==> flow/design.v <==
module spi_front (
    input clk,
    input spi_clk_in,
    input rst_n,
    output spi_clk_o,
    output spi_clk_t,
    output spi_mosi_o,
    output spi_mosi_t,
    input spi_miso_i,
    input [31:0] data_mosi,
    output [31:0] data_miso,
    input spi_begin,
    input spi_wide,
    output spi_busy
);
localparam SPI_STATE_IDLE = 0;
localparam SPI_STATE_ACTIVE = 1;
reg spi_state;
reg [4:0] spi_bit_ptr;
reg spi_clk_gate;
reg spi_busy_r;
reg [31:0]spi_tx_data;
reg [31:0]spi_rx_data;
reg [31:0]spi_rx_data_r;
assign spi_busy = spi_busy_r;
reg spi_clk_q;
wire spi_clk_fall = spi_clk_q & ~spi_clk_in;
wire spi_clk_rise = ~spi_clk_q & spi_clk_in;
always @(posedge clk or negedge rst_n) begin
    if(~rst_n) begin
        spi_clk_q <= 1'b0;
    end else begin
        spi_clk_q <= spi_clk_in;
    end
end
assign spi_clk_o = spi_clk_in & spi_clk_gate;
always @(posedge clk or negedge rst_n) begin
    if(~rst_n) begin
        spi_state <= SPI_STATE_IDLE;
        spi_bit_ptr <= 3'b0;
        spi_clk_gate <= 1'b0;
        spi_busy_r <= 1'b0;
        spi_tx_data <= 8'b0;
        spi_rx_data_r <= 32'b0;
    end else if(spi_clk_fall) begin
        case (spi_state)
            SPI_STATE_IDLE:begin
                if(spi_begin)begin
                    spi_state <= SPI_STATE_ACTIVE;
                    spi_bit_ptr <= {{2{spi_wide}},3'h7};
                    spi_clk_gate <= 1'b1;
                    spi_busy_r <= 1'b1;
                    spi_tx_data <= data_mosi;
                end
            end
            SPI_STATE_ACTIVE:begin
                if(~|spi_bit_ptr)begin
                    spi_state <= SPI_STATE_IDLE;
                    spi_bit_ptr <= 3'h0;
                    spi_clk_gate <= 1'b0;
                    spi_busy_r <= 1'b0;
                    spi_rx_data_r <= spi_rx_data;
                end else begin
                    spi_bit_ptr <= spi_bit_ptr - 3'b1;
                end
            end
            default: begin
                spi_state <= SPI_STATE_IDLE;
                spi_bit_ptr <= 3'b0;
                spi_clk_gate <= 1'b0;
                spi_busy_r <= 1'b0; 
            end
        endcase
    end
end
reg spi_mosi_r;
assign spi_mosi_o = spi_mosi_r;
always @(*) begin
    case (spi_bit_ptr)
        5'd1: spi_mosi_r = spi_tx_data[1];
        5'd2: spi_mosi_r = spi_tx_data[2];
        5'd3: spi_mosi_r = spi_tx_data[3];
        5'd4: spi_mosi_r = spi_tx_data[4];
        5'd5: spi_mosi_r = spi_tx_data[5];
        5'd6: spi_mosi_r = spi_tx_data[6];
        5'd7: spi_mosi_r = spi_tx_data[7];
        5'd8: spi_mosi_r = spi_tx_data[8];
        5'd9: spi_mosi_r = spi_tx_data[9];
        5'd10: spi_mosi_r = spi_tx_data[10];
        5'd11: spi_mosi_r = spi_tx_data[11];
        5'd12: spi_mosi_r = spi_tx_data[12];
        5'd13: spi_mosi_r = spi_tx_data[13];
        5'd14: spi_mosi_r = spi_tx_data[14];
        5'd15: spi_mosi_r = spi_tx_data[15];
        5'd16: spi_mosi_r = spi_tx_data[16];
        5'd17: spi_mosi_r = spi_tx_data[17];
        5'd18: spi_mosi_r = spi_tx_data[18];
        5'd19: spi_mosi_r = spi_tx_data[19];
        5'd20: spi_mosi_r = spi_tx_data[20];
        5'd21: spi_mosi_r = spi_tx_data[21];
        5'd22: spi_mosi_r = spi_tx_data[22];
        5'd23: spi_mosi_r = spi_tx_data[23];
        5'd24: spi_mosi_r = spi_tx_data[24];
        5'd25: spi_mosi_r = spi_tx_data[25];
        5'd26: spi_mosi_r = spi_tx_data[26];
        5'd27: spi_mosi_r = spi_tx_data[27];
        5'd28: spi_mosi_r = spi_tx_data[28];
        5'd29: spi_mosi_r = spi_tx_data[29];
        5'd30: spi_mosi_r = spi_tx_data[30];
        5'd31: spi_mosi_r = spi_tx_data[31];
        default: spi_mosi_r = spi_tx_data[0];
    endcase
end
assign data_miso = spi_rx_data_r;
always @(posedge clk or negedge rst_n) begin
    if(~rst_n) begin
        spi_rx_data <= 8'b0;
    end else if(spi_clk_rise && spi_busy_r) begin
        spi_rx_data <= {spi_rx_data[30:0],spi_miso_i};
    end else begin
        spi_rx_data <= spi_rx_data;
    end
end
endmodule
module spi_host #
	(
		parameter C_S_AXIS_TDATA_WIDTH = 32,
		parameter integer C_S_AXI_DATA_WIDTH	= 32,
		parameter integer C_S_AXI_ADDR_WIDTH	= 8,
		parameter integer SPI_CS_WIDTH	= 16
	) (
	input spi_clk_i,
	output spi_clk_o,
	output spi_clk_t,
	input spi_mosi_i,
	output spi_mosi_o,
	output spi_mosi_t,
	input spi_miso_i,
	output spi_miso_o,
	output spi_miso_t,
	input [SPI_CS_WIDTH - 1:0]spi_cs_i,
	output [SPI_CS_WIDTH - 1:0]spi_cs_o,
	output [SPI_CS_WIDTH - 1:0]spi_cs_t,
	input  s_axi_aclk,
	input  s_axi_aresetn,
	input [C_S_AXI_ADDR_WIDTH-1 : 0] s_axi_awaddr,
	input  s_axi_awvalid,
	output  s_axi_awready,
	input [C_S_AXI_DATA_WIDTH-1 : 0] s_axi_wdata,
	input  s_axi_wvalid,
	output  s_axi_wready,
	output [1 : 0] s_axi_bresp,
	output  s_axi_bvalid,
	input  s_axi_bready,
	input [C_S_AXI_ADDR_WIDTH-1 : 0] s_axi_araddr,
	input  s_axi_arvalid,
	output  s_axi_arready,
	output [C_S_AXI_DATA_WIDTH-1 : 0] s_axi_rdata,
	output [1 : 0] s_axi_rresp,
	output  s_axi_rvalid,
	input  s_axi_rready,
	output  s_axis_tready,
	input [C_S_AXIS_TDATA_WIDTH-1 : 0] s_axis_tdata,
	input  s_axis_tlast,
	input  s_axis_tvalid,
	input  m_axis_tready,
	output [C_S_AXIS_TDATA_WIDTH-1 : 0] m_axis_tdata,
	output  m_axis_tlast,
	output  m_axis_tvalid
);
localparam integer OP_STATUS_ADDR = 0;
localparam integer DATA_ACCESS_ADDR = 4;
localparam integer SPI_CS_W1C_ADDR = 8;
localparam integer SPI_CHIP_SEL_ADDR = 12;
localparam integer SPI_CS_W1S_ADDR = 16;
localparam integer SPI_CTL_ADDR = 20;
localparam integer SPI_CLK_SPCL_ADDR = 24;
localparam integer SPI_BURST_CNT_ADDR = 28;
wire rst_n;
assign rst_n = s_axi_aresetn;
reg [C_S_AXI_ADDR_WIDTH-1:0]awaddr_r;
wire aw_success;
assign aw_success = s_axi_awvalid & s_axi_awready;
reg [C_S_AXI_ADDR_WIDTH-1:0]araddr_r;
wire ar_success;
assign ar_success = s_axi_arvalid & s_axi_arready;
wire spi_state_is_idle;
assign spi_state_is_idle = (spi_control_state == AXI_SPI_STATE_IDLE);
always @(posedge s_axi_aclk or negedge rst_n ) begin
	if(~rst_n)begin
		awaddr_r <= 0;
	end else if(spi_state_is_idle && aw_success) begin
		awaddr_r <= s_axi_awaddr;
	end else begin
		awaddr_r <= awaddr_r;
	end
end
always @(posedge s_axi_aclk or negedge rst_n ) begin
	if(~rst_n)begin
		araddr_r <= 0;
	end else if(ar_success) begin
		araddr_r <= s_axi_araddr;
	end else begin
		araddr_r <= araddr_r;
	end
end
wire [C_S_AXI_ADDR_WIDTH-1:0]awaddr_active;
assign awaddr_active = aw_success ? s_axi_awaddr : awaddr_r;
wire [C_S_AXI_ADDR_WIDTH-1:0]araddr_active;
assign araddr_active = ar_success ? s_axi_araddr : araddr_r;
reg [1:0] axi_mm_if_state ;
reg ar_ready;
wire r_valid;
assign r_valid = ~ar_ready;
assign s_axi_arready = ar_ready;
assign s_axi_rvalid = r_valid & spi_state_is_idle;
always @(posedge s_axi_aclk or negedge rst_n) begin
	if(~rst_n)begin
		ar_ready <= 1'b1;
	end else if(s_axi_arready && s_axi_arvalid) begin
		ar_ready <= 1'b0;
	end else if(s_axi_rready && s_axi_rvalid) begin
		ar_ready <= 1'b1;
	end
end
assign s_axi_rresp = 2'b0;
assign s_axi_awready = spi_state_is_idle;
assign s_axi_wready = spi_state_is_idle;
assign w_ready = spi_state_is_idle;
assign s_axi_bresp = 2'b0;
reg b_valid;
assign s_axi_bvalid = b_valid;
assign s_axi_bvalid = b_valid;
always @(posedge s_axi_aclk or negedge rst_n) begin
	if(~rst_n)begin
		b_valid <= 1'b0;
	end else if(s_axi_wready && s_axi_wvalid && ~b_valid) begin
		b_valid <= 1'b1;
	end else if(s_axi_bready && b_valid) begin
		b_valid <= 1'b0;
	end
end
wire w_success;
assign w_success = s_axi_wvalid & s_axi_wready;
wire r_success;
assign r_success = s_axi_rvalid & s_axi_rready;
localparam AXI_SPI_STATE_IDLE = 5;
localparam AXI_SPI_STATE_MM_ARMED = 0;
localparam AXI_SPI_STATE_MM_ACTIVE = 1;
localparam AXI_SPI_STATE_S_ARMED = 2;
localparam AXI_SPI_STATE_S_ACTIVE = 3;
reg [2:0]spi_control_state ;
	wire spi_mode_stream;
reg [31:0]spi_tx_data;
reg [31:0]spi_strm_b_len;
	wire spi_strm_b_len_nz;
	assign spi_strm_b_len_nz = |spi_strm_b_len;
reg spi_front_begin;
	wire spi_front_wide;
	assign spi_front_wide = spi_control_state[1];
	wire spi_front_busy;
reg s_axis_tready_r;
reg s_axis_tlast_r;
reg m_axis_tvalid_r;
reg m_axis_tlast_r;
assign s_axis_tready = s_axis_tready_r;
assign m_axis_tvalid = m_axis_tvalid_r;
assign m_axis_tlast = m_axis_tlast_r;
always @(posedge s_axi_aclk or negedge rst_n) begin
	if(~rst_n)begin
		s_axis_tlast_r <= 1'b0;
	end else if (s_axis_tvalid && s_axis_tready) begin
		s_axis_tlast_r <= s_axis_tlast;
	end
end
always @(posedge s_axi_aclk or negedge rst_n) begin
	if(~rst_n)begin
		spi_control_state <= AXI_SPI_STATE_IDLE;
		spi_tx_data <= 32'h0;
		spi_strm_b_len <= 32'h0;
		spi_front_begin <= 1'b0;
		s_axis_tready_r <= 1'b0;
		m_axis_tvalid_r <= 1'b0;
		m_axis_tlast_r <= 1'b0;
	end else begin
		case (spi_control_state)
			AXI_SPI_STATE_IDLE : begin
				if (w_success && awaddr_active == DATA_ACCESS_ADDR) begin
					spi_control_state <= AXI_SPI_STATE_MM_ARMED;
					spi_tx_data <= s_axi_wdata;
					spi_front_begin <= 1'b1;
				end else if (w_success && awaddr_active == SPI_BURST_CNT_ADDR) begin
					spi_control_state <= AXI_SPI_STATE_S_ARMED;
					spi_strm_b_len <= s_axi_wdata;
					spi_front_begin <= spi_strm_s2mm;
					s_axis_tready_r <= 1'b1;
					m_axis_tvalid_r <= 1'b0;
					m_axis_tlast_r <= 1'b0;
				end else begin
					if(s_axis_tvalid & s_axis_tready) begin
						s_axis_tready_r <= 1'b0;
					end
					if(m_axis_tvalid & m_axis_tready)begin
						m_axis_tvalid_r <= 1'b0; 
						m_axis_tlast_r <= 1'b0;
					end
				end
			end
			AXI_SPI_STATE_MM_ARMED : begin
				if (spi_front_busy) begin
					spi_control_state <= AXI_SPI_STATE_MM_ACTIVE;
					spi_front_begin <= 1'b0;
				end
			end
			AXI_SPI_STATE_MM_ACTIVE : begin
				if (~spi_front_busy) begin
					spi_control_state <= AXI_SPI_STATE_IDLE;
				end
			end
			AXI_SPI_STATE_S_ARMED : begin
				if (spi_front_busy) begin
					spi_control_state <= AXI_SPI_STATE_S_ACTIVE;
					spi_strm_b_len <= spi_strm_b_len - 32'b1;
					spi_front_begin <= 1'b0;
				end else if(s_axis_tvalid & s_axis_tready) begin
					spi_front_begin <= 1'b1;
					spi_tx_data <= stream_word_odrered;
					s_axis_tready_r <= 1'b0;
					m_axis_tvalid_r <= 1'b0;
				end else if(m_axis_tvalid & m_axis_tready)begin
					spi_front_begin <= 1'b1;
					s_axis_tready_r <= 1'b0;
					m_axis_tvalid_r <= 1'b0;
				end
			end
			AXI_SPI_STATE_S_ACTIVE : begin
				if (~spi_front_busy && spi_strm_b_len_nz) begin
					if(s_axis_tlast_r && ~spi_strm_s2mm) begin
						spi_control_state <= AXI_SPI_STATE_IDLE;
						spi_strm_b_len <= 32'h0;
						s_axis_tready_r <= 1'b1;
						m_axis_tvalid_r <= spi_strm_s2mm;
						m_axis_tlast_r <= spi_strm_s2mm;
					end else begin
						spi_control_state <= AXI_SPI_STATE_S_ARMED;
						s_axis_tready_r <= 1'b1;
						m_axis_tvalid_r <= spi_strm_s2mm;
					end
				end else if (~spi_front_busy && ~spi_strm_b_len_nz) begin
					spi_control_state <= AXI_SPI_STATE_IDLE;
					spi_strm_b_len <= 32'h0;
					s_axis_tready_r <= 1'b1;
					m_axis_tvalid_r <= spi_strm_s2mm;
					m_axis_tlast_r <= spi_strm_s2mm;
				end
			end 
			default: begin
				spi_control_state <= AXI_SPI_STATE_IDLE;
				spi_tx_data <= 32'h0;
				spi_strm_b_len <= 32'h0;
				spi_front_begin <= 1'b0;
				s_axis_tready_r <= 1'b0;
				m_axis_tvalid_r <= 1'b0;
				m_axis_tlast_r <= 1'b0;
			end
		endcase
	end
end
reg [15:0]spi_ctl_reg;
	always @(posedge s_axi_aclk or negedge rst_n) begin
		if(~rst_n)begin
			spi_ctl_reg <= 0;
		end else if(w_success && awaddr_active == SPI_CTL_ADDR && spi_state_is_idle)begin
			spi_ctl_reg <= s_axi_wdata[15:0];
		end else begin
			spi_ctl_reg <= spi_ctl_reg;
		end
	end
wire spi_strm_s2mm;
assign spi_strm_s2mm = spi_ctl_reg[15];
wire [4:0]stream_byte_order;
assign stream_byte_order = spi_ctl_reg[4:0];
localparam STREAM_BYTE_ORDER_0123 = 5'd0;
localparam STREAM_BYTE_ORDER_0132 = 5'd1;
localparam STREAM_BYTE_ORDER_0213 = 5'd2;
localparam STREAM_BYTE_ORDER_0231 = 5'd3;
localparam STREAM_BYTE_ORDER_0312 = 5'd4;
localparam STREAM_BYTE_ORDER_0321 = 5'd5;
localparam STREAM_BYTE_ORDER_1023 = 5'd6;
localparam STREAM_BYTE_ORDER_1032 = 5'd7;
localparam STREAM_BYTE_ORDER_1203 = 5'd8;
localparam STREAM_BYTE_ORDER_1230 = 5'd9;
localparam STREAM_BYTE_ORDER_1302 = 5'd10;
localparam STREAM_BYTE_ORDER_1320 = 5'd11;
localparam STREAM_BYTE_ORDER_2013 = 5'd12;
localparam STREAM_BYTE_ORDER_2031 = 5'd13;
localparam STREAM_BYTE_ORDER_2103 = 5'd14;
localparam STREAM_BYTE_ORDER_2130 = 5'd15;
localparam STREAM_BYTE_ORDER_2301 = 5'd16;
localparam STREAM_BYTE_ORDER_2310 = 5'd17;
localparam STREAM_BYTE_ORDER_3012 = 5'd18;
localparam STREAM_BYTE_ORDER_3021 = 5'd19;
localparam STREAM_BYTE_ORDER_3102 = 5'd20;
localparam STREAM_BYTE_ORDER_3120 = 5'd21;
localparam STREAM_BYTE_ORDER_3201 = 5'd22;
localparam STREAM_BYTE_ORDER_3210 = 5'd23;
reg [31:0] stream_word_odrered;
always @ (*)begin
	case (stream_byte_order)
		STREAM_BYTE_ORDER_0123 : stream_word_odrered = {s_axis_tdata[7:0], s_axis_tdata[15:8], s_axis_tdata[23:16], s_axis_tdata[31:24]};
		STREAM_BYTE_ORDER_0132 : stream_word_odrered = {s_axis_tdata[7:0], s_axis_tdata[15:8], s_axis_tdata[31:24], s_axis_tdata[23:16]};
		STREAM_BYTE_ORDER_0213 : stream_word_odrered = {s_axis_tdata[7:0], s_axis_tdata[23:16], s_axis_tdata[15:8], s_axis_tdata[31:24]};
		STREAM_BYTE_ORDER_0231 : stream_word_odrered = {s_axis_tdata[7:0], s_axis_tdata[23:16], s_axis_tdata[31:24], s_axis_tdata[15:8]};
		STREAM_BYTE_ORDER_0312 : stream_word_odrered = {s_axis_tdata[7:0], s_axis_tdata[31:24], s_axis_tdata[15:8], s_axis_tdata[23:16]};
		STREAM_BYTE_ORDER_0321 : stream_word_odrered = {s_axis_tdata[7:0], s_axis_tdata[31:24], s_axis_tdata[23:16], s_axis_tdata[15:8]};
		STREAM_BYTE_ORDER_1023 : stream_word_odrered = {s_axis_tdata[15:8], s_axis_tdata[7:0], s_axis_tdata[23:16], s_axis_tdata[31:24]};
		STREAM_BYTE_ORDER_1032 : stream_word_odrered = {s_axis_tdata[15:8], s_axis_tdata[7:0], s_axis_tdata[31:24], s_axis_tdata[23:16]};
		STREAM_BYTE_ORDER_1203 : stream_word_odrered = {s_axis_tdata[15:8], s_axis_tdata[23:16], s_axis_tdata[7:0], s_axis_tdata[31:24]};
		STREAM_BYTE_ORDER_1230 : stream_word_odrered = {s_axis_tdata[15:8], s_axis_tdata[23:16], s_axis_tdata[31:24], s_axis_tdata[7:0]};
		STREAM_BYTE_ORDER_1302 : stream_word_odrered = {s_axis_tdata[15:8], s_axis_tdata[31:24], s_axis_tdata[7:0], s_axis_tdata[23:16]};
		STREAM_BYTE_ORDER_1320 : stream_word_odrered = {s_axis_tdata[15:8], s_axis_tdata[31:24], s_axis_tdata[23:16], s_axis_tdata[7:0]};
		STREAM_BYTE_ORDER_2013 : stream_word_odrered = {s_axis_tdata[23:16], s_axis_tdata[7:0], s_axis_tdata[15:8], s_axis_tdata[31:24]};
		STREAM_BYTE_ORDER_2031 : stream_word_odrered = {s_axis_tdata[23:16], s_axis_tdata[7:0], s_axis_tdata[31:24], s_axis_tdata[15:8]};
		STREAM_BYTE_ORDER_2103 : stream_word_odrered = {s_axis_tdata[23:16], s_axis_tdata[15:8], s_axis_tdata[7:0], s_axis_tdata[31:24]};
		STREAM_BYTE_ORDER_2130 : stream_word_odrered = {s_axis_tdata[23:16], s_axis_tdata[15:8], s_axis_tdata[31:24], s_axis_tdata[7:0]};
		STREAM_BYTE_ORDER_2301 : stream_word_odrered = {s_axis_tdata[23:16], s_axis_tdata[31:24], s_axis_tdata[7:0], s_axis_tdata[15:8]};
		STREAM_BYTE_ORDER_2310 : stream_word_odrered = {s_axis_tdata[23:16], s_axis_tdata[31:24], s_axis_tdata[15:8], s_axis_tdata[7:0]};
		STREAM_BYTE_ORDER_3012 : stream_word_odrered = {s_axis_tdata[31:24], s_axis_tdata[7:0], s_axis_tdata[15:8], s_axis_tdata[23:16]};
		STREAM_BYTE_ORDER_3021 : stream_word_odrered = {s_axis_tdata[31:24], s_axis_tdata[7:0], s_axis_tdata[23:16], s_axis_tdata[15:8]};
		STREAM_BYTE_ORDER_3102 : stream_word_odrered = {s_axis_tdata[31:24], s_axis_tdata[15:8], s_axis_tdata[7:0], s_axis_tdata[23:16]};
		STREAM_BYTE_ORDER_3120 : stream_word_odrered = {s_axis_tdata[31:24], s_axis_tdata[15:8], s_axis_tdata[23:16], s_axis_tdata[7:0]};
		STREAM_BYTE_ORDER_3201 : stream_word_odrered = {s_axis_tdata[31:24], s_axis_tdata[23:16], s_axis_tdata[7:0], s_axis_tdata[15:8]};
		STREAM_BYTE_ORDER_3210 : stream_word_odrered = {s_axis_tdata[31:24], s_axis_tdata[23:16], s_axis_tdata[15:8], s_axis_tdata[7:0]};
		default: stream_word_odrered = {s_axis_tdata[7:0], s_axis_tdata[15:8], s_axis_tdata[23:16], s_axis_tdata[31:24]};
	endcase
end
	reg [15:0]spi_clk_pscl;
	reg [3:0]spi_clk_pscl_sel;
	reg spi_clk_gen;
	always @(posedge s_axi_aclk or negedge rst_n) begin
		if(~rst_n)begin
			spi_clk_pscl_sel <= 1;
		end else if(w_success && awaddr_active == SPI_CLK_SPCL_ADDR && spi_state_is_idle)begin
			spi_clk_pscl_sel <= s_axi_wdata[3:0];
		end else begin
			spi_clk_pscl_sel <= spi_clk_pscl_sel;
		end
	end
	always @(*)begin
		case(spi_clk_pscl_sel)
		4'h0: spi_clk_gen = 1'b0;
		4'h1: spi_clk_gen = spi_clk_pscl[0];
		4'h2: spi_clk_gen = spi_clk_pscl[1];
		4'h3: spi_clk_gen = spi_clk_pscl[2];
		4'h4: spi_clk_gen = spi_clk_pscl[3];
		4'h5: spi_clk_gen = spi_clk_pscl[4];
		4'h6: spi_clk_gen = spi_clk_pscl[5];
		4'h7: spi_clk_gen = spi_clk_pscl[6];
		4'h8: spi_clk_gen = spi_clk_pscl[7];
		4'h9: spi_clk_gen = spi_clk_pscl[8];
		4'hA: spi_clk_gen = spi_clk_pscl[9];
		4'hB: spi_clk_gen = spi_clk_pscl[10];
		4'hC: spi_clk_gen = spi_clk_pscl[11];
		4'hD: spi_clk_gen = spi_clk_pscl[12];
		4'hE: spi_clk_gen = spi_clk_pscl[13];
		4'hF: spi_clk_gen = spi_clk_pscl[14];
		default: spi_clk_gen = spi_clk_pscl[15];
		endcase
	end
	always @(posedge s_axi_aclk or negedge rst_n) begin
		if(~rst_n)begin
			spi_clk_pscl <= 16'b0;
		end else begin
			spi_clk_pscl <= spi_clk_pscl + 1;
		end
	end
	reg [SPI_CS_WIDTH-1:0]chip_sel_r;
	always @(posedge s_axi_aclk or negedge rst_n) begin
		if(~rst_n)begin
			chip_sel_r <= 16'hFFFF;
		end else if(w_success && awaddr_active == SPI_CHIP_SEL_ADDR && spi_state_is_idle)begin
			chip_sel_r <= s_axi_wdata[SPI_CS_WIDTH-1:0];
		end else if(w_success && awaddr_active == SPI_CS_W1C_ADDR && spi_state_is_idle)begin
			chip_sel_r <= chip_sel_r & ~s_axi_wdata[SPI_CS_WIDTH-1:0];
		end else if(w_success && awaddr_active == SPI_CS_W1S_ADDR && spi_state_is_idle)begin
			chip_sel_r <= chip_sel_r | s_axi_wdata[SPI_CS_WIDTH-1:0];
		end else begin
			chip_sel_r <= chip_sel_r;
		end
	end
	assign spi_cs_o = chip_sel_r;
wire [31:0]spi_front_tx_data;
assign spi_front_tx_data = spi_tx_data | {32{spi_strm_s2mm}};
wire [31:0]spi_front_rx_data;
assign m_axis_tdata = {spi_front_rx_data[7:0],spi_front_rx_data[15:8],spi_front_rx_data[23:16],spi_front_rx_data[31:24]};
spi_front front(
    .clk(s_axi_aclk),
    .spi_clk_in(spi_clk_gen),
    .rst_n(rst_n),
    .spi_clk_o(spi_clk_o),
    .spi_mosi_o(spi_mosi_o),
    .spi_miso_i(spi_miso_i),
    .data_mosi(spi_front_tx_data),
    .data_miso(spi_front_rx_data),
    .spi_begin(spi_front_begin),
    .spi_wide(spi_front_wide),
    .spi_busy(spi_front_busy)
);
assign spi_clk_t = 1'b0; 
assign spi_mosi_t = 1'b0; 
assign spi_miso_t = 1'b1; 
assign spi_miso_o = 1'b1; 
assign spi_cs_t = 16'b0; 
reg [C_S_AXI_DATA_WIDTH-1:0]s_axi_rdata_r;
assign s_axi_rdata = s_axi_rdata_r;
	always @(*) begin
		case (araddr_active)
			DATA_ACCESS_ADDR : s_axi_rdata_r = spi_front_rx_data ; 	 
			SPI_CHIP_SEL_ADDR : s_axi_rdata_r = {16'h0,chip_sel_r} ;		 
			OP_STATUS_ADDR : s_axi_rdata_r = {31'h000,spi_front_busy} ;	 
			SPI_CLK_SPCL_ADDR : s_axi_rdata_r = {20'h000,spi_clk_pscl_sel};  
			SPI_CTL_ADDR : s_axi_rdata_r = {16'h000,spi_ctl_reg};  
			default: s_axi_rdata_r = 32'h67676767;
		endcase
	end
endmodule
Tool chain data of spi_host

What the tools print for spi_host, step after step.
Line numbers count from 1 in the design file above.
Operators: Yosys type, input widths -> output width; for muxes data width and select width s.
Cell names lack the library's common part.
The mark n/a stands for no value.

Top: spi_host
Clock: s_axi_aclk
Standard-cell library: sky130hd
Corner: tt_025C_1v80

After elaboration

Source: Yosys, flattened and elaborated, memories not mapped. Widths are those after wreduce. Registers that Yosys merges into a memory's read port (data or address) are not register bits. Print and check cells do not count. Equal cells are merged and count once.

Bits in registers: 246
Cells after elaboration: 270

Multiplexer cells: 71
Eq/ne operators: 101
Add/sub/neg operators: 3
Reduce/logical cells: 46
Bitwise gates (word level): 26

Operators with widths:

| operator              | count |
| $pmux 32 s23          | 1 |
| $mux 32               | 9 |
| $pmux 32 s5           | 1 |
| $pmux 32 s4           | 1 |
| $eq 5x5->1 const B    | 24 |
| $pmux 32 s3           | 1 |
| $eq 5x4->1 const B    | 16 |
| $eq 8x5->1 const B    | 6 |
| $mux 16               | 3 |
| $eq 5x3->1 const B    | 8 |
| $mux 1                | 33 |
| $sub 32x1->32 const B | 1 |
| $or 32x32->32         | 1 |
| $reduce_or 32->1      | 1 |
| $eq 4x4->1 const B    | 8 |
| $pmux 1 s31           | 1 |
| $eq 8x4->1 const B    | 3 |
| $mux 3                | 8 |
| $logic_and 1x1->1     | 23 |
| $eq 5x2->1 const B    | 4 |
| $ne 3x3->1 const B    | 6 |
| $add 16x1->16 const B | 1 |
| $and 16x16->16        | 1 |
| $or 16x16->16         | 1 |
| $not 16->16           | 1 |
| $ne 2x2->1 const B    | 8 |
| $eq 4x3->1 const B    | 4 |
| $eq 8x3->1 const B    | 2 |

Not listed: further kinds 32, cells in them 70.

Depth

Longest topological path by Yosys (ltp), each cell counted once; first at word level (registers and memories cut), then after technology mapping (sequential cells cut; the memories' decode and read muxes count).

Depth after elaboration: 9
ABC_AREA: 0
Depth in mapped cells: 11

Synthesis result

The flow's flattened synthesis, as Yosys stat reports it; memories are mapped. The netlist is that of the ABC_AREA named above (0 if unset); the other value can give another one.
Totals and module areas in this step are rounded.

Cell types:

| cell type | count | total area (sq um) |
| dfrtp_1   | 225   | 5630.4 |
| mux2_2    | 99    | 1.11E+03 |
| a21oi_1   | 134   | 670.643 |
| nor2_1    | 166   | 623.098 |
| nand2_1   | 144   | 540.518 |
| dfstp_2   | 20    | 525.504 |
| a22o_1    | 47    | 411.645 |
| o21ai_0   | 63    | 315.302 |
| a222oi_1  | 26    | 260.25 |
| a22oi_1   | 31    | 232.723 |
| clkbuf_1  | 61    | 228.97 |
| buf_4     | 30    | 225.216 |
| o21ai_1   | 40    | 200.192 |
| nand3_1   | 33    | 165.158 |
| a31oi_1   | 24    | 150.144 |
| mux2i_1   | 15    | 150.144 |
| a221o_1   | 12    | 120.115 |
| nor3_1    | 24    | 120.115 |

Other cell types: 56; their cells: 265.

Cell count: 1459
Sequential part of the area: 6200 sq um
Mapped area: 14000 sq um
Flip-flop cells: 245

The figures by module come from a second, unflattened synthesis with its own total; it is not the netlist above.

Cells (unflattened synthesis): 1457
Area (unflattened synthesis): 14000 sq um

Each row is one instance without its submodules.

Modules:

| module    | cells | times used | area (sq um) | seq. area (sq um) |
| spi_host  | 1114  | 1          | 9400         | 3600 |
| spi_front | 343   | 1          | 4600         | 2600 |

Worst setup path after synthesis

OpenSTA on the mapped netlist: ideal clock, no wires. The path of least setup slack (recovery checks aside). Input and output delay are each 20% of the period. Register names are those of the netlist, which keeps one name where synthesis merged equal registers.

Path type: input port to output port
Start point: input s_axi_arvalid
End point: output s_axi_rdata[16]
Data required time: 8.000 ns
Data arrival time: 3.887 ns
Clock period: 10.0 ns
Stages on the path: 8
Launch time at the first pin: 2.000 ns
Slack: 4.113 ns
External output delay: 2.000 ns
Path delay: 1.887 ns
Synthesis period reached: 5.887 ns

"path delay" is the arrival time less input delay plus setup time.
A path that ends at an output port has no setup time.
"stages on the path": output pins that drive a net of the path, with the launching flip-flop's if there is one; two outputs of one cell count as two.
"synthesis period reached" is the clock period less the worst setup slack; recovery checks do not enter. This is arithmetic on one report: input and output delays are still those of the set period (20% each).
The rows between start and end are the longest chain of elaborated cells between them; the timing report does not say that the signal goes this way. Where chains are equally long, one stands for them.
A line is the first line of the expression or statement that the cell stems from. Yosys adds cells for indexed reads and writes and turns some case tables into memories.

Cell sequence: nand2_1 > mux2i_1 > inv_1 > nor2_1 > nor3_1 > a211oi_1 > buf_2 > nand2_1
Cells in the longest elaborated chain: 4
Elaborated cells on any way between the ends: 8

RTL lines, path post-synthesis:

| item               | RTL line | RTL |
| start: declaration | 156      | `input s_axi_arvalid,` |
| $and 1x1->1        | 186      | `assign ar_success = s_axi_arvalid & s_axi_arready;` |
| $mux 8             | 210      | `assign araddr_active = ar_success ? s_axi_araddr : araddr_r;` |
| $eq 8x5->1         | 517      | `case (araddr_active)` |
| $pmux 32 s5        | 517      |  |
| end: declaration   | 158      | `output [C_S_AXI_DATA_WIDTH-1 : 0] s_axi_rdata,` |

Worst path after layout

From the final timing report of stored run 1: the path of least setup slack in the routed layout; clock arrival at registers is part of the times.

Path type: input port to output port
Start point: input s_axi_arvalid
End point: output s_axi_rdata[24]
Stages on the path: 10
Slack: 3.20 ns
External output delay: 2.28 ns
Launch time at the first pin: 2.28 ns
Data required time: 9.12 ns
Clock period: 11.4 ns
Data arrival time: 5.92 ns

The rows between start and end are the longest chain of elaborated cells between them; the timing report does not say that the signal goes this way. Where chains are equally long, one stands for them.

Cell sequence: clkdlybuf4s50_1 > nand2_1 > mux2i_1 > inv_1 > nor2_1 > nor3_1 > a211oi_1 > buf_2 > nand2_1 > clkdlybuf4s50_1
Cells in the longest elaborated chain: 4
Elaborated cells on any way between the ends: 8

RTL lines, path post-layout:

| item               | RTL line | RTL |
| start: declaration | 156      | `input s_axi_arvalid,` |
| $and 1x1->1        | 186      | `assign ar_success = s_axi_arvalid & s_axi_arready;` |
| $mux 8             | 210      | `assign araddr_active = ar_success ? s_axi_araddr : araddr_r;` |
| $eq 8x5->1         | 517      | `case (araddr_active)` |
| $pmux 32 s5        | 517      |  |
| end: declaration   | 158      | `output [C_S_AXI_DATA_WIDTH-1 : 0] s_axi_rdata,` |

Lab notebook: spi_host

Below are 4 stored runs of the flow (Yosys, OpenROAD; platform sky130hd) on spi_host, each with its settings and what was measured, unordered. Constraints: input delay and output delay 20% of the set period each, output load 0.01 pF.
"achieved clock period" = clock period - worst setup slack. The figure is calculated, with input and output delays left at 20% of the set period.
By "critical path time" is meant the share of the clock period that the worst setup path is allowed (20% is reserved at inputs, 20% at outputs), minus its slack. Clock arrival times at its registers enter into it.
"total power after layout": no workload was simulated; the value follows from the tool's default switching activity.
Measured values are rounded.

## Stored run 1

==> flow/run.sh <==
#!/bin/bash
# the make line also repeats the synthesis and layout settings of config.mk as NAME=value (left out here)
make -C /OpenROAD-flow-scripts/flow DESIGN_CONFIG=/design/flow/config.mk WORK_HOME=/design/flow/orfs CLKGATE_MAP_FILE= finish
==> flow/config.mk <==
export PLATFORM = sky130hd
export DESIGN_NAME = spi_host
export DESIGN_NICKNAME = spi_host
export VERILOG_FILES = /design/flow/design.v
export SDC_FILE = /design/flow/constraint.sdc
export NUM_CORES = 4
export LEC_CHECK = 0
export CAP_MARGIN = 10
export CELL_PAD_IN_SITES_GLOBAL_PLACEMENT = 2
export CORE_MARGIN = 2
export CORE_UTILIZATION = 42
export CTS_CLUSTER_SIZE = 27
export GPL_ROUTABILITY_DRIVEN = 1
export GPL_TIMING_DRIVEN = 0
export HOLD_SLACK_MARGIN = 0.14
export MAX_ROUTING_LAYER = met4
export PLACE_DENSITY_LB_ADDON = 0.09
export SETUP_SLACK_MARGIN = 1.19
export SLEW_MARGIN = 25
export TNS_END_PERCENT = 40
==> flow/constraint.sdc <==
create_clock -name core_clock -period 11.4 [get_ports {s_axi_aclk}]
set_input_delay 2.2800 -clock core_clock [delete_from_list [all_inputs] [get_ports {s_axi_aclk}]]
set_output_delay 2.2800 -clock core_clock [all_outputs]
set_load 0.01 [all_outputs]

| result of stored run 1 | value |
|---|---|
| area of the standard cells in the finished layout | 17000 sq um |
| die footprint | 34000 sq um |
| critical path time | 3.64 ns |
| class of the worst setup path | input port to output port |
| final utilization | 53 % |
| worst setup slack after layout | 3.2 ns |
| chip area in the Yosys report | 14000 sq um |
| total negative setup slack | 0.000 ns |
| achieved clock period | 8.200 ns |
| total power after layout | 3.7 mW |
| post-route worst hold slack | 0.47 ns |

## Stored run 2

==> flow/run.sh <==
#!/bin/bash
# the make line also repeats the synthesis and layout settings of config.mk as NAME=value (left out here)
make -C /OpenROAD-flow-scripts/flow DESIGN_CONFIG=/design/flow/config.mk WORK_HOME=/design/flow/orfs CLKGATE_MAP_FILE= finish
==> flow/config.mk <==
export PLATFORM = sky130hd
export DESIGN_NAME = spi_host
export DESIGN_NICKNAME = spi_host
export VERILOG_FILES = /design/flow/design.v
export SDC_FILE = /design/flow/constraint.sdc
export NUM_CORES = 4
export LEC_CHECK = 0
export ABC_AREA = 1
export CAP_MARGIN = 15
export CELL_PAD_IN_SITES_DETAIL_PLACEMENT = 2
export CELL_PAD_IN_SITES_GLOBAL_PLACEMENT = 0
export CORE_ASPECT_RATIO = 1.15
export CORE_MARGIN = 4
export CORE_UTILIZATION = 42
export CTS_CLUSTER_DIAMETER = 23
export CTS_CLUSTER_SIZE = 27
export GPL_ROUTABILITY_DRIVEN = 1
export GPL_TIMING_DRIVEN = 1
export HOLD_SLACK_MARGIN = 0.14
export MAX_ROUTING_LAYER = met4
export MIN_ROUTING_LAYER = met1
export PLACE_DENSITY_LB_ADDON = 0.09
export SETUP_SLACK_MARGIN = 1.19
export SLEW_MARGIN = 25
export TNS_END_PERCENT = 40
==> flow/constraint.sdc <==
create_clock -name core_clock -period 11.4 [get_ports {s_axi_aclk}]
set_input_delay 2.2800 -clock core_clock [delete_from_list [all_inputs] [get_ports {s_axi_aclk}]]
set_output_delay 2.2800 -clock core_clock [all_outputs]
set_load 0.01 [all_outputs]

Stored run 2: unfinished; error DPL-0033 in clock tree synthesis

## Stored run 3

==> flow/run.sh <==
#!/bin/bash
# the make line also repeats the synthesis and layout settings of config.mk as NAME=value (left out here)
make -C /OpenROAD-flow-scripts/flow DESIGN_CONFIG=/design/flow/config.mk WORK_HOME=/design/flow/orfs CLKGATE_MAP_FILE= finish
==> flow/config.mk <==
export PLATFORM = sky130hd
export DESIGN_NAME = spi_host
export DESIGN_NICKNAME = spi_host
export VERILOG_FILES = /design/flow/design.v
export SDC_FILE = /design/flow/constraint.sdc
export NUM_CORES = 4
export LEC_CHECK = 0
export ABC_AREA = 1
export CAP_MARGIN = 10
export CELL_PAD_IN_SITES_DETAIL_PLACEMENT = 2
export CELL_PAD_IN_SITES_GLOBAL_PLACEMENT = 0
export CORE_ASPECT_RATIO = 1.15
export CORE_MARGIN = 3
export CORE_UTILIZATION = 42
export CTS_CLUSTER_DIAMETER = 23
export CTS_CLUSTER_SIZE = 27
export GPL_ROUTABILITY_DRIVEN = 1
export GPL_TIMING_DRIVEN = 0
export HOLD_SLACK_MARGIN = 0.14
export MAX_ROUTING_LAYER = met4
export MIN_ROUTING_LAYER = met2
export PLACE_DENSITY_LB_ADDON = 0.09
export SETUP_SLACK_MARGIN = 1.19
export SLEW_MARGIN = 25
export TNS_END_PERCENT = 40
==> flow/constraint.sdc <==
create_clock -name core_clock -period 11.4 [get_ports {s_axi_aclk}]
set_input_delay 2.2800 -clock core_clock [delete_from_list [all_inputs] [get_ports {s_axi_aclk}]]
set_output_delay 2.2800 -clock core_clock [all_outputs]
set_load 0.01 [all_outputs]

Stored run 3: unfinished; error DPL-0033 in placement

## Stored run 4

==> flow/run.sh <==
#!/bin/bash
# the make line also repeats the synthesis and layout settings of config.mk as NAME=value (left out here)
make -C /OpenROAD-flow-scripts/flow DESIGN_CONFIG=/design/flow/config.mk WORK_HOME=/design/flow/orfs CLKGATE_MAP_FILE= finish
==> flow/config.mk <==
export PLATFORM = sky130hd
export DESIGN_NAME = spi_host
export DESIGN_NICKNAME = spi_host
export VERILOG_FILES = /design/flow/design.v
export SDC_FILE = /design/flow/constraint.sdc
export NUM_CORES = 4
export LEC_CHECK = 0
export CAP_MARGIN = 35
export CELL_PAD_IN_SITES_DETAIL_PLACEMENT = 2
export CELL_PAD_IN_SITES_GLOBAL_PLACEMENT = 3
export CORE_MARGIN = 2
export CORE_UTILIZATION = 40
export HOLD_SLACK_MARGIN = 0.11
export PLACE_DENSITY = 0.6
export SETUP_SLACK_MARGIN = 1.69
export SLEW_MARGIN = 20
export TNS_END_PERCENT = 85
==> flow/constraint.sdc <==
create_clock -name core_clock -period 10.0 [get_ports {s_axi_aclk}]
set_input_delay 2.0000 -clock core_clock [delete_from_list [all_inputs] [get_ports {s_axi_aclk}]]
set_output_delay 2.0000 -clock core_clock [all_outputs]
set_load 0.01 [all_outputs]

| result of stored run 4 | value |
|---|---|
| critical path time | 3.75 ns |
| class of the worst setup path | input port to output port |
| final utilization | 50 % |
| chip area in the Yosys report | 14000 sq um |
| post-route worst hold slack | 0.50 ns |
| total power after layout | 4.2 mW |
| achieved clock period | 7.746 ns |
| total negative setup slack | 0.000 ns |
| area of the standard cells in the finished layout | 17000 sq um |
| worst setup slack after layout | 2.3 ns |
| die footprint | 36000 sq um |
